==> flow/design.v <==
`timescale 1ns/1ps
module dut #(
    parameter int DATAW = 16
)(
    input  wire                 clk,
    input  wire                 rst_n,
    input  wire                 in_valid,
    output wire                 in_ready,
    input  wire signed [DATAW-1:0] in_data,
    output reg                  out_valid,
    input  wire                 out_ready,
    output reg signed [2*DATAW-1:0] out_data
);
    assign in_ready = rst_n && (!out_valid || out_ready);
    always @(posedge clk or negedge rst_n) begin
        if (!rst_n) begin
            out_valid <= 1'b0;
            out_data  <= '0;
        end else begin
            if (in_valid && in_ready) begin
                out_data  <= in_data * in_data;  
                out_valid <= 1'b1;
            end else if (out_valid && out_ready) begin
                out_valid <= 1'b0;
            end
        end
    end
endmodule
# Tool chain data of dut
# Module dut before and after one edit of its RTL, step after step.
# "orig" refers to lines of the RTL above, "edited" to lines of the edited file.
# "delta" is "edited" less "orig", of the values as shown.
# Library cell names are shortened.
# A cell with - has no value.
[design]
design = "dut"
clk_port = "clk"
lib = "sky130hd"
pvt_corner = "tt_025C_1v80"

# The edit
# Unified diff, file above to edited file.
# This change comes from a script, not from a designer. No optimisation was intended, and the edited design may behave differently.
# begin of diff
@@ -1,5 +1,5 @@
 `timescale 1ns/1ps
 module dut #(
-    parameter int DATAW = 16
+    parameter int DATAW = 24
 )(
     input  wire                 clk,
# end of diff

# Word level
# Yosys after proc, flatten, opt, wreduce and memory -nomap, before mapping. Memory bits, and registers merged into a memory's read port (data or address), are not among the register bits. Print and check cells are not counted. Equal cells are merged and count once.
[word_totals]
columns = ["element", "orig", "edited", "delta"]
rows = [
  ["input_bits", 20, 28, 8],
  ["reg_bits", 33, 49, 16],
  ["output_inout_bits", 34, 50, 16],
  ["word_cells", 11, 11, 0],
]
[op_classes]
columns = ["element", "orig", "edited", "delta"]
rows = [
  ["multipliers", 1, 1, 0],
  ["n_reduce_logical", 6, 6, 0],
  ["muxes", 2, 2, 0],
]
[op_table]
columns = ["operator", "orig", "edited", "delta"]
rows = [
  ["16-bit by 16-bit multiplier with 32-bit output", 1, 0, -1],
  ["24-bit by 24-bit multiplier with 48-bit output", 0, 1, 1],
]
# Operator kinds equal on both sides are left out: 5.

# Logic depth
# Depth = most cells in a row (Yosys ltp): at word level without a register or memory, in the mapped netlist without a sequential cell, where the memories' decode and read muxes count.
[logic_depth]
columns = ["element", "orig", "edited", "delta"]
rows = [
  ["word_depth", 5, 5, 0],
  ["abc_area", "0", "0", "-"],
  ["depth_mapped", 24, 28, 4],
  ["mapped_depth_nobuf", 22, 26, 4],
]

# Netlist
# Yosys stat after the flow's synthesis: flattened, memories mapped to cells. It holds for the ABC_AREA given above (unset counts as 0); a run with the other value may have another netlist.
[by_type]
columns = ["type", "orig", "edited", "delta"]
rows = [
  ["fa_1", 233, 557, 324],
  ["inv_1", 329, 641, 312],
  ["nand2_1", 125, 244, 119],
  ["ha_1", 89, 147, 58],
  ["and2_1", 43, 97, 54],
  ["clkbuf_1", 31, 64, 33],
  ["o21ai_0", 29, 56, 27],
  ["a21oi_1", 22, 46, 24],
  ["a21o_1", 8, 27, 19],
  ["dfrtp_1", 32, 48, 16],
  ["nor2b_1", 3, 19, 16],
  ["xnor2_1", 28, 38, 10],
  ["xor2_1", 13, 23, 10],
  ["nand3_1", 7, 17, 10],
  ["mux2_2", 0, 7, 7],
  ["a211oi_1", 9, 3, -6],
  ["nor2_1", 41, 36, -5],
  ["o21ai_1", 12, 7, -5],
]
# Cell types equal on both sides are left out: 13.
# Not every row of either side is listed.
[mapped]
columns = ["element", "orig", "edited", "delta"]
rows = [
  ["seqArea_mm2", 0.0008008, 0.0012012, 0.0004004],
  ["area_mm2", 0.0102874, 0.020805, 0.0105176],
  ["mapped_cells", 1138, 2168, 1030],
  ["n_buf", 37, 71, 34],
  ["flip_flops", 32, 48, 16],
]

# Timing after synthesis
# Source: OpenSTA report_checks on the synthesized netlist (no wires, ideal clock, input and output delay 20% of the period each), path of least setup slack; recovery checks are left aside. Register names are those of the netlist, which keeps one name where synthesis merged equal registers.
[synth_path]
columns = ["element", "orig", "edited", "delta"]
rows = [
  ["path_kind", "in2reg", "in2reg", "-"],
  ["from", "input port in_data[15]", "input port in_data[23]", "-"],
  ["to", "register out_data[30]", "register out_data[44]", "-"],
  ["path_slack_ns", 0.271, -0.517, -0.788],
  ["driving_pins", 22, 23, 1],
  ["path_delay_ns", 5.729, 6.517, 0.788],
  ["path_buffers", 2, 2, 0],
  ["in_delay_ns", 1.500, 1.500, 0.000],
  ["arrival_ns", 7.106, 7.897, 0.791],
  ["t_first_pin_ns", 1.500, 1.500, 0.000],
  ["required_ns", 7.377, 7.380, 0.003],
  ["clock_period_ns", 7.5, 7.5, 0.0],
  ["setup_ns", 0.123, 0.120, -0.003],
  ["period_less_setup_slack_ns", 7.229, 8.017, 0.788],
]
# "path_delay_ns" = arrival - input delay + setup time.
# "driving_pins" counts driving pins, that of a launching flip-flop among them; a cell with two outputs on the path counts twice.
# "period_less_setup_slack_ns" = period - worst setup slack (recovery checks aside). The figure is calculated, with input and output delays left at 20% of the set period.
# Between the ends stands the longest chain of elaborated cells between them, by number of cells; it is not shown to be the way that was timed. Of several equally long chains one is given.
# Each line given opens the expression or statement behind the cell; cells for indexed reads and writes are added by Yosys, which also makes memories of some case tables.
[synth_via_orig]
path_cell_list = "clkbuf_1 -> clkbuf_1 -> nand2_1 -> fa_1 -> inv_1 -> fa_1 -> inv_1 -> fa_1 -> fa_1 -> inv_1 -> fa_1 -> inv_1 -> fa_1 -> inv_1 -> ha_1 -> a21oi_1 -> o21bai_1 -> a21o_1 -> a41o_1 -> a311oi_1 -> xor2_1 -> o21ai_1"
elab_chain_len = 1
cone_cells = 1
cone_lines = 1
classes_between = "mul: 1"
[synth_lines_orig]
columns = ["element", "line", "rtl"]
rows = [
  ["start, declared", 9, "input  wire signed [DATAW-1:0] in_data,"],
  ["16-bit by 16-bit multiplier with 32-bit output", 21, "out_data  <= in_data * in_data;"],
  ["end, assigned", 18, "out_data  <= '0;"],
  ["end, assigned", 21, ""],
  ["end, declared", 12, "output reg signed [2*DATAW-1:0] out_data"],
]
[synth_via_edited]
path_cell_list = "clkbuf_1 -> nand2_1 -> inv_1 -> fa_1 -> fa_1 -> inv_1 -> fa_1 -> inv_1 -> fa_1 -> fa_1 -> fa_1 -> fa_1 -> ha_1 -> clkbuf_1 -> a21oi_1 -> o21ai_0 -> a21oi_1 -> nand2_1 -> o21ai_0 -> nor3_2 -> o31ai_4 -> nand3_1 -> a41o_1"
elab_chain_len = 1
cone_cells = 1
cone_lines = 1
classes_between = "mul: 1"
[synth_lines_edited]
columns = ["element", "line", "rtl"]
rows = [
  ["start, declared", 9, "input  wire signed [DATAW-1:0] in_data,"],
  ["24-bit by 24-bit multiplier with 48-bit output", 21, "out_data  <= in_data * in_data;"],
  ["end, assigned", 18, "out_data  <= '0;"],
  ["end, assigned", 21, ""],
  ["end, declared", 12, "output reg signed [2*DATAW-1:0] out_data"],
]

# Worst path after layout
# Path of least setup slack in the final report of the runs of pair A (OpenROAD, finished layout, wires in). Where an end is a register, its clock arrival counts in the times.
[layout_path]
columns = ["element", "orig", "edited", "delta"]
rows = [
  ["path_kind", "in2reg", "in2reg", "-"],
  ["from", "input port in_data[12]", "input port in_data[12]", "-"],
  ["to", "register out_data[23]", "register out_data[44]", "-"],
  ["t_first_pin_ns", 1.50, 1.50, 0.00],
  ["setup_ns", 0.09, 0.10, 0.01],
  ["in_delay_ns", 1.50, 1.50, 0.00],
  ["required_ns", 7.68, 7.70, 0.02],
  ["path_slack_ns", 0.30, -0.11, -0.41],
  ["driving_pins", 21, 27, 6],
  ["path_buffers", 1, 2, 1],
  ["arrival_ns", 7.38, 7.80, 0.42],
  ["clock_period_ns", 7.5, 7.5, 0.0],
]
# Between the ends stands the longest chain of elaborated cells between them, by number of cells; it is not shown to be the way that was timed. Of several equally long chains one is given.
[layout_via_orig]
path_cell_list = "clkdlybuf4s50_1 -> inv_1 -> nor2_1 -> ha_1 -> xor2_1 -> fa_1 -> fa_1 -> inv_1 -> fa_1 -> fa_1 -> inv_1 -> fa_1 -> inv_1 -> ha_1 -> nand2_1 -> nor2_1 -> o211a_1 -> o21bai_1 -> a31oi_1 -> a311oi_1 -> o31ai_1"
elab_chain_len = 1
cone_cells = 1
cone_lines = 1
classes_between = "mul: 1"
[layout_lines_orig]
columns = ["element", "line", "rtl"]
rows = [
  ["start, declared", 9, "input  wire signed [DATAW-1:0] in_data,"],
  ["16-bit by 16-bit multiplier with 32-bit output", 21, "out_data  <= in_data * in_data;"],
  ["end, assigned", 18, "out_data  <= '0;"],
  ["end, assigned", 21, ""],
  ["end, declared", 12, "output reg signed [2*DATAW-1:0] out_data"],
]
[layout_via_edited]
path_cell_list = "buf_12 -> buf_12 -> nand2_4 -> inv_2 -> fa_1 -> inv_2 -> fa_1 -> fa_1 -> inv_2 -> fa_1 -> inv_2 -> fa_1 -> inv_2 -> fa_1 -> inv_1 -> fa_1 -> inv_2 -> ha_4 -> and4_4 -> and2_4 -> a311oi_4 -> nand4_1 -> a21oi_4 -> nor3_4 -> o31ai_4 -> nand3_1 -> a41o_1"
elab_chain_len = 1
cone_cells = 1
cone_lines = 1
classes_between = "mul: 1"
[layout_lines_edited]
columns = ["element", "line", "rtl"]
rows = [
  ["start, declared", 9, "input  wire signed [DATAW-1:0] in_data,"],
  ["24-bit by 24-bit multiplier with 48-bit output", 21, "out_data  <= in_data * in_data;"],
  ["end, assigned", 18, "out_data  <= '0;"],
  ["end, assigned", 21, ""],
  ["end, declared", 12, "output reg signed [2*DATAW-1:0] out_data"],
]

# Layout results
# Both versions went through the flow (Yosys, OpenROAD) with the same settings in each pair. Constraints: input delay and output delay 20% of the set period each, output load 0.01 pF.
[settings_pair_A]
CORE_UTILIZATION = 40
PLACE_DENSITY = 0.6
period_ns = 7.5
CAP_MARGIN = 20
CORE_MARGIN = 2
SLEW_MARGIN = 20
[measured_pair_A]
columns = ["element", "orig", "edited", "delta"]
rows = [
  ["tns_setup_ns", 0.000, -0.192, -0.192],
  ["die_footprint_mm2", 0.0270175, 0.0538518, 0.0268343],
  ["timing.setup.ws_ns", 0.305, -0.108, -0.413],
  ["layout_stdcell_area_mm2", 0.0119127, 0.0275302, 0.0156175],
  ["achieved_clock_period_ns", 7.195, 7.608, 0.413],
  ["synth_chip_area_mm2", 0.0102874, 0.020805, 0.0105176],
]
[settings_pair_B]
CAP_MARGIN = 35
CELL_PAD_IN_SITES_GLOBAL_PLACEMENT = 0
CORE_ASPECT_RATIO = 0.85
CORE_MARGIN = 9
CORE_UTILIZATION = 33
CTS_CLUSTER_DIAMETER = 149
PLACE_DENSITY_LB_ADDON = 0.16
SLEW_MARGIN = 40
period_ns = 4.15
[measured_pair_B]
columns = ["element", "orig", "edited", "delta"]
rows = [
  ["tns_setup_ns", -34.021, -95.430, -61.409],
  ["die_footprint_mm2", 0.0378743, 0.0724382, 0.0345639],
  ["timing.setup.ws_ns", -1.662, -2.857, -1.195],
  ["layout_stdcell_area_mm2", 0.0150882, 0.0292143, 0.0141261],
  ["achieved_clock_period_ns", 5.812, 7.007, 1.195],
  ["synth_chip_area_mm2", 0.0102874, 0.020805, 0.0105176],
]
# "achieved_clock_period_ns": clock period set for the run, less the worst setup slack. It is reckoned from that one timing run; input and output delays stay at 20% of the period that was set.
